==> flow/design.v <==
		module cordic_vec(clk,a0,b0,r,ang);
input signed[15:0]a0,b0;
input clk;
  output signed [15:0]r,ang;
  wire signed [15:0] a1,a2,a3,a4,a5,a6,a7,a8,a9,a10,a11,a12,a13,a14,a15,a16;
  wire signed [15:0] b1,b2,b3,b4,b5,b6,b7,b8,b9,b10,b11,b12,b13,b14,b15,b16;
  wire signed [15:0] angle_x1,angle_x2,angle_x3,angle_x4,angle_x5,angle_x6,angle_x7,angle_x8,angle_x9,angle_x10,angle_x11,angle_x12,angle_x13,angle_x14,angle_x15,angle_x16;
wire signed [15:0] v = 16'd0607;
  vec k1(clk,a0,b0,b0,4'b0,16'b0,a1,b1,angle_x1);
  vec k2(clk,a1,b1,b1,4'd1,angle_x1,a2,b2,angle_x2);
  vec k3(clk,a2,b2,b2,4'd2,angle_x2,a3,b3,angle_x3);
  vec k4(clk,a3,b3,b3,4'd3,angle_x3,a4,b4,angle_x4);
  vec k5(clk,a4,b4,b4,4'd4,angle_x4,a5,b5,angle_x5);
  vec k6(clk,a5,b5,b5,4'd5,angle_x5,a6,b6,angle_x6);
  vec k7(clk,a6,b6,b6,4'd6,angle_x6,a7,b7,angle_x7);
  vec k8(clk,a7,b7,b7,4'd7,angle_x7,a8,b8,angle_x8);
  vec k9(clk,a8,b8,b8,4'd8,angle_x8,a9,b9,angle_x9);
  vec k10(clk,a9,b9,b9,4'd9,angle_x9,a10,b10,angle_x10);
  vec k11(clk,a10,b10,b10,4'd10,angle_x10,a11,b11,angle_x11);
  vec k12(clk,a11,b11,b11,4'd11,angle_x11,a12,b12,angle_x12);
  vec k13(clk,a12,b12,b12,4'd12,angle_x12,a13,b13,angle_x13);
  vec k14(clk,a13,b13,b13,4'd13,angle_x13,a14,b14,angle_x14);
  vec k15(clk,a14,b14,b14,4'd14,angle_x14,a15,b15,angle_x15);
  vec k16(clk,a15,b15,b15,4'd15,angle_x15,a16,b16,angle_x16);
assign  r=v*a16/1000;
assign ang=angle_x16;
endmodule
  module vec(clk,a,b,z,i,angle_y,af,bf,angle_x);
    input signed [15:0]a,b,angle_y,z;
  input clk;
  input [3:0]i;
  output reg signed [15:0]af,bf,angle_x;
    wire [15:0]angle[15:0];
  assign angle[0]=16'd45000;
  assign angle[1]=16'd26570;
  assign angle[2]=16'd14040;
  assign angle[3]=16'd7130;
  assign angle[4]=16'd3580;
  assign angle[5]=16'd1790;
  assign angle[6]=16'd0895;
  assign angle[7]=16'd0448;
  assign angle[8]=16'd0224;
  assign angle[9]=16'd0112;
  assign angle[10]=16'd0056;
  assign angle[11]=16'd0028;
  assign angle[12]=16'd0013;
  assign angle[13]=16'd0007;
  assign angle[14]=16'd0003;
  assign angle[15]=16'd0001;
  always@(posedge clk)
    begin
      if(z < 0)  
   begin
     af<= a - (b>>>i);
     bf<= b + (a>>>i);
     angle_x<=angle_y-angle[i];
     end
  else
    begin
      af<=a+(b>>>i);
      bf<=b-(a>>>i);
      angle_x<=angle_y+angle[i];
      end
    end 
endmodule
From RTL to reports: cordic_vec
The steps from the RTL of cordic_vec to its reports follow in flow order.
Line numbers count from 1 in the design file above.
Operators: Yosys type, input widths -> output width; for muxes data width and select width s.
Cell names lack the library's common part.
{"block": "inputs", "top": "cordic_vec", "clock_port": "clk", "cell_library": "sky130hd", "corner": "tt_025C_1v80"}

After elaboration
Counts by Yosys on the flattened word-level netlist (proc, flatten, opt, wreduce; memories kept). Register bits leave out memories and registers merged into their read ports (data or address); mux counts leave out enables and synchronous resets folded into registers. Print and check cells are left out. Cells with the same type and inputs are merged into one.
{"block": "word_totals", "register_bits": 752, "in_bits": 33, "out_inout_bits": 32, "elab_cells": 234}
{"block": "classes", "addsub": 92, "mul": 1, "div_mod_pow": 1, "cmp": 16, "n_mux": 77}
{"block": "op_table", "op": "$mux 16", "n": 77}
{"block": "op_table", "op": "$div 32x11->32 const B", "n": 1}
{"block": "op_table", "op": "$mul 11x16->27 const A", "n": 1}
{"block": "op_table", "op": "$sub 16x16->16", "n": 17}
{"block": "op_table", "op": "$lt 16x1->1 const B", "n": 16}
{"block": "op_table", "op": "$add 16x16->16", "n": 16}
{"block": "op_table", "op": "$add 16x10->16", "n": 2}
{"block": "op_table", "op": "$sub 16x10->16", "n": 2}
{"block": "op_table", "op": "$add 16x11->16", "n": 2}
{"block": "op_table", "op": "$sub 16x11->16", "n": 2}
{"block": "op_table", "op": "$add 16x12->16", "n": 2}
{"block": "op_table", "op": "$sub 16x12->16", "n": 2}
{"block": "op_table", "op": "$add 16x13->16", "n": 2}
{"block": "op_table", "op": "$sub 16x13->16", "n": 2}
{"block": "op_table", "op": "$add 16x14->16", "n": 2}
{"block": "op_table", "op": "$sub 16x14->16", "n": 2}
{"block": "op_table", "op": "$add 16x15->16", "n": 2}
{"block": "op_table", "op": "$sub 16x15->16", "n": 2}
{"block": "op_table", "op": "$add 16x2->16", "n": 2}
{"block": "op_table", "op": "$sub 16x2->16", "n": 2}
{"block": "op_table", "op": "$add 16x3->16", "n": 2}
{"block": "op_table", "op": "$sub 16x3->16", "n": 2}
{"block": "op_table", "op": "$add 16x4->16", "n": 2}
{"block": "op_table", "op": "$sub 16x4->16", "n": 2}
{"block": "op_table", "op": "$add 16x5->16", "n": 2}
{"block": "op_table", "op": "$sub 16x5->16", "n": 2}
{"block": "op_table", "op": "$add 16x6->16", "n": 2}
{"block": "op_table", "op": "$sub 16x6->16", "n": 2}
Not listed: further kinds 9, cells in them 15.

Longest topological paths
Longest topological path by Yosys (ltp), each cell counted once; first at word level (registers and memories cut), then after technology mapping (sequential cells cut; the memories' decode and read muxes count).
{"block": "logic_depth", "ltp_word": 4, "abc_area": 1, "mapped_depth": 131, "mapped_depth_nobuf": 130}

Netlist
Yosys stat after the flow's synthesis: flattened, memories mapped to cells. It holds for the ABC_AREA given above (unset counts as 0); a run with the other value may have another netlist.
Totals and module areas in this step are rounded.
{"block": "mapped", "mapped_cells": 6775, "yosys_area_um2": 54200, "seq_area_um2": 14000, "ffs": 699, "buf_cells": 62}
{"block": "types", "cell_type": "dfxtp_1", "n": 699, "type_area_um2": 1.4E+04}
{"block": "types", "cell_type": "ha_1", "n": 784, "type_area_um2": 9.81E+03}
{"block": "types", "cell_type": "xor2_1", "n": 706, "type_area_um2": 6183.43}
{"block": "types", "cell_type": "inv_1", "n": 1036, "type_area_um2": 3888.73}
{"block": "types", "cell_type": "a21oi_1", "n": 634, "type_area_um2": 3.17E+03}
{"block": "types", "cell_type": "nand2_1", "n": 806, "type_area_um2": 3.03E+03}
{"block": "types", "cell_type": "fa_1", "n": 119, "type_area_um2": 2.38E+03}
{"block": "types", "cell_type": "nor2_1", "n": 473, "type_area_um2": 1.78E+03}
{"block": "types", "cell_type": "nand3_1", "n": 246, "type_area_um2": 1.23E+03}
{"block": "types", "cell_type": "o21ai_0", "n": 240, "type_area_um2": 1.2E+03}
{"block": "types", "cell_type": "o21bai_1", "n": 153, "type_area_um2": 1.15E+03}
{"block": "types", "cell_type": "xnor2_1", "n": 129, "type_area_um2": 1.13E+03}
{"block": "types", "cell_type": "nand2_2", "n": 102, "type_area_um2": 638.112}
{"block": "types", "cell_type": "nand2_4", "n": 44, "type_area_um2": 495.475}
{"block": "types", "cell_type": "nor3_1", "n": 94, "type_area_um2": 470.451}
{"block": "types", "cell_type": "a21o_1", "n": 44, "type_area_um2": 330.317}
{"block": "types", "cell_type": "nand4_1", "n": 51, "type_area_um2": 319.056}
{"block": "types", "cell_type": "nand3_2", "n": 27, "type_area_um2": 270.259}
Other cell types: 53; their cells: 388.

Path before layout
Path of least setup slack by OpenSTA after synthesis, without wires, with an ideal clock, recovery checks aside; 20% of the period is set as input and as output delay. Where synthesis merged equal registers, the netlist keeps one of their names.
{"block": "synth_timing", "path_type": "flip-flop to output port", "from": "register k16.af[15]", "to": "output port r[14]", "period_ps": 32000, "out_delay_ps": 6400, "launch_ps": 0, "t_arrival_ps": 13579, "required_time_ps": 25600, "path_slack_ps": 12021, "delay_ps": 13579, "driving_pins": 108, "path_buffers": 2, "synth_period_reached_ps": 19979}
"delay_ps" is the arrival time less input delay plus setup time.
A path that ends at an output port has no setup time.
"driving_pins" counts driving pins, that of a launching flip-flop among them; a cell with two outputs on the path counts twice.
"synth_period_reached_ps" is the clock period less the worst setup slack; recovery checks do not enter. This is arithmetic on one report: input and output delays are still those of the set period (20% each).
Between the ends stands the longest chain of elaborated cells between them, by number of cells; it is not shown to be the way that was timed. Of several equally long chains one is given.
Each line given opens the expression or statement behind the cell; cells for indexed reads and writes are added by Yosys, which also makes memories of some case tables.
{"block": "synth_via", "path_cell_list": "dfxtp_1 > fa_1 > ha_1 > fa_1 > fa_1 > inv_1 > fa_1 > inv_1 > ha_1 > nand2_1 > inv_1 > nand2_1 > nand2_1 > a21oi_1 > nand2_2 > nand2_1 > nand2_1 > nor2_2 > (+72 left out) > nand2_4 > nand2_1 > nand3_4 > nand4_2 > nand2_4 > nand2_1 > nand2_1 > inv_1 > nand2_2 > o21ai_2 > inv_2 > ha_1 > nand2_1 > nor3_1 > inv_1 > o41ai_2 > o211ai_1 > xor2_1", "elab_chain_len": 2, "cone_cells": 2, "cone_lines": 1, "cone_classes": "1 x mul; 1 x div"}
{"block": "synth_lines", "element": "start: declaration", "line": 32, "text": "output reg signed [15:0]af,bf,angle_x;"}
{"block": "synth_lines", "element": "start: assignment", "line": 54, "text": "af<= a - (b>>>i);"}
{"block": "synth_lines", "element": "start: assignment", "line": 60, "text": "af<=a+(b>>>i);"}
{"block": "synth_lines", "element": "$mul 11x16->27", "line": 25, "text": "assign  r=v*a16/1000;"}
{"block": "synth_lines", "element": "$div 32x11->32", "line": 25}
{"block": "synth_lines", "element": "end: declaration", "line": 4, "text": "output signed [15:0]r,ang;"}
Nets of the timed path that keep an RTL name, with a line that drives or declares them; the list need not be complete.
{"block": "synth_named_nets", "signal": "r[0]", "line": 25}

Path in the finished layout
From the final timing report of job 1: the path of least setup slack in the routed layout; clock arrival at registers is part of the times.
The path's times are printed in steps of 10 ps; the period is the one set.
{"block": "layout_timing", "path_type": "flip-flop to output port", "from": "register k16.af[7]", "to": "output port r[14]", "period_ps": 32000, "out_delay_ps": 6400, "launch_ps": 660, "t_arrival_ps": 17160, "required_time_ps": 25600, "path_slack_ps": 8440, "driving_pins": 110, "path_buffers": 1}
Between the ends stands the longest chain of elaborated cells between them, by number of cells; it is not shown to be the way that was timed. Of several equally long chains one is given.
{"block": "layout_via", "path_cell_list": "dfxtp_1 > fa_1 > ha_1 > inv_1 > fa_1 > inv_1 > fa_1 > inv_1 > fa_1 > inv_1 > ha_1 > nand2_1 > inv_2 > a21oi_2 > nand2_2 > nand2_1 > nand2_1 > nand2_1 > (+74 left out) > nand3_4 > nand2_4 > nand2_1 > nand3_4 > nand3_1 > nor2_1 > o21ai_1 > inv_1 > o21ai_2 > inv_2 > ha_1 > nand2_1 > nor3_1 > inv_1 > o41ai_2 > o211ai_1 > xor2_1 > clkdlybuf4s50_1", "elab_chain_len": 2, "cone_cells": 2, "cone_lines": 1, "cone_classes": "1 x mul; 1 x div"}
{"block": "layout_lines", "element": "start: declaration", "line": 32, "text": "output reg signed [15:0]af,bf,angle_x;"}
{"block": "layout_lines", "element": "start: assignment", "line": 54, "text": "af<= a - (b>>>i);"}
{"block": "layout_lines", "element": "start: assignment", "line": 60, "text": "af<=a+(b>>>i);"}
{"block": "layout_lines", "element": "$mul 11x16->27", "line": 25, "text": "assign  r=v*a16/1000;"}
{"block": "layout_lines", "element": "$div 32x11->32", "line": 25}
{"block": "layout_lines", "element": "end: declaration", "line": 4, "text": "output signed [15:0]r,ang;"}

Subject: flow runs of cordic_vec

Hi,

Module cordic_vec, platform sky130hd: 5 stored runs of the flow (Yosys, OpenROAD) with differing settings, in no particular order. Input and output delays are each 20% of the period that was set; the output load is 0.01 pF.
"timing.achieved_period_ps": clock period set for the run, less the worst setup slack. It is reckoned from that one timing run; input and output delays stay at 20% of the period that was set.
"timing.worst_path_ps" is the time allowed to the run's worst setup path (the clock period less input and output delay, where it has them) less its slack. Clock arrival times count: a late capture clock shortens it, a late launch clock lengthens it.
"timing.worst_path_ps" is given in steps of 10 ps.
The measured numbers are rounded.

{"run": "job 1", "settings": { "ABC_AREA": 1, "CELL_PAD_IN_SITES_GLOBAL_PLACEMENT": 2, "CORE_ASPECT_RATIO": 1.77, "CORE_UTILIZATION": 40, "CTS_CLUSTER_DIAMETER": 207, "SETUP_SLACK_MARGIN": 5.0, "period_ns": 32.0, "CAP_MARGIN": 20, "CORE_MARGIN": 2, "SLEW_MARGIN": 20 }, "results": { "timing.worst_path_ps": 17160, "path_kind": "flip-flop to output port", "setup_worst_slack_ps": 8440, "post_synth_area_um2": 54200, "utilization_pct": 44.4, "timing.achieved_period_ps": 23556, "final_setup_tns_ps": 0, "die_area_um2": 139000 }}
{"run": "job 2", "settings": { "ABC_AREA": 1, "CELL_PAD_IN_SITES_DETAIL_PLACEMENT": 2, "CELL_PAD_IN_SITES_GLOBAL_PLACEMENT": 1, "CORE_ASPECT_RATIO": 1.77, "CORE_UTILIZATION": 40, "CTS_CLUSTER_DIAMETER": 207, "CTS_CLUSTER_SIZE": 67, "MIN_ROUTING_LAYER": "met2", "PLACE_DENSITY_LB_ADDON": 0.19, "SETUP_SLACK_MARGIN": 5.0, "TNS_END_PERCENT": 20, "period_ns": 32.0, "CAP_MARGIN": 20, "CORE_MARGIN": 2, "SLEW_MARGIN": 20 }, "results": { "utilization_pct": 42.8, "post_synth_area_um2": 54200, "setup_worst_slack_ps": 6940, "timing.achieved_period_ps": 25056, "timing.worst_path_ps": 18660, "path_kind": "flip-flop to output port", "final_setup_tns_ps": 0, "die_area_um2": 139000 }}
{"run": "job 3", "settings": { "ABC_AREA": 0, "CAP_MARGIN": 35, "CELL_PAD_IN_SITES_DETAIL_PLACEMENT": 1, "CORE_ASPECT_RATIO": 1.67, "CORE_MARGIN": 7, "CTS_CLUSTER_DIAMETER": 245, "CTS_CLUSTER_SIZE": 74, "GPL_ROUTABILITY_DRIVEN": 0, "GPL_TIMING_DRIVEN": 1, "HOLD_SLACK_MARGIN": 0.2, "MAX_ROUTING_LAYER": "met5", "PLACE_DENSITY_LB_ADDON": 0.1, "SETUP_SLACK_MARGIN": 1.48, "period_ns": 17.6, "CORE_UTILIZATION": 40, "SLEW_MARGIN": 20 }, "results": { "die_area_um2": 146000, "setup_worst_slack_ps": -4080, "timing.achieved_period_ps": 21679, "timing.worst_path_ps": 18160, "path_kind": "flip-flop to output port", "post_synth_area_um2": 54200, "utilization_pct": 47.2, "final_setup_tns_ps": -62600 }}
{"run": "job 4", "settings": { "ABC_AREA": 1, "CELL_PAD_IN_SITES_DETAIL_PLACEMENT": 2, "CELL_PAD_IN_SITES_GLOBAL_PLACEMENT": 0, "CORE_ASPECT_RATIO": 1.77, "CORE_UTILIZATION": 36, "CTS_CLUSTER_DIAMETER": 143, "CTS_CLUSTER_SIZE": 67, "MAX_ROUTING_LAYER": "met4", "MIN_ROUTING_LAYER": "met2", "PLACE_DENSITY_LB_ADDON": 0.19, "SETUP_SLACK_MARGIN": 5.0, "TNS_END_PERCENT": 20, "period_ns": 32.0, "CAP_MARGIN": 20, "CORE_MARGIN": 2, "SLEW_MARGIN": 20 }, "results": { "timing.worst_path_ps": 18640, "path_kind": "flip-flop to output port", "post_synth_area_um2": 54200, "setup_worst_slack_ps": 6960, "timing.achieved_period_ps": 25035, "final_setup_tns_ps": 0, "die_area_um2": 154000, "utilization_pct": 38.6 }}
{"run": "job 5", "settings": { "CORE_UTILIZATION": 40, "period_ns": 29.4, "CAP_MARGIN": 20, "CORE_MARGIN": 2, "SLEW_MARGIN": 20 }, "results": { "post_synth_area_um2": 54200, "utilization_pct": 44.1, "setup_worst_slack_ps": 1470, "final_setup_tns_ps": 0, "timing.worst_path_ps": 22050, "path_kind": "flip-flop to output port", "die_area_um2": 138000, "timing.achieved_period_ps": 27935 }}

Regards
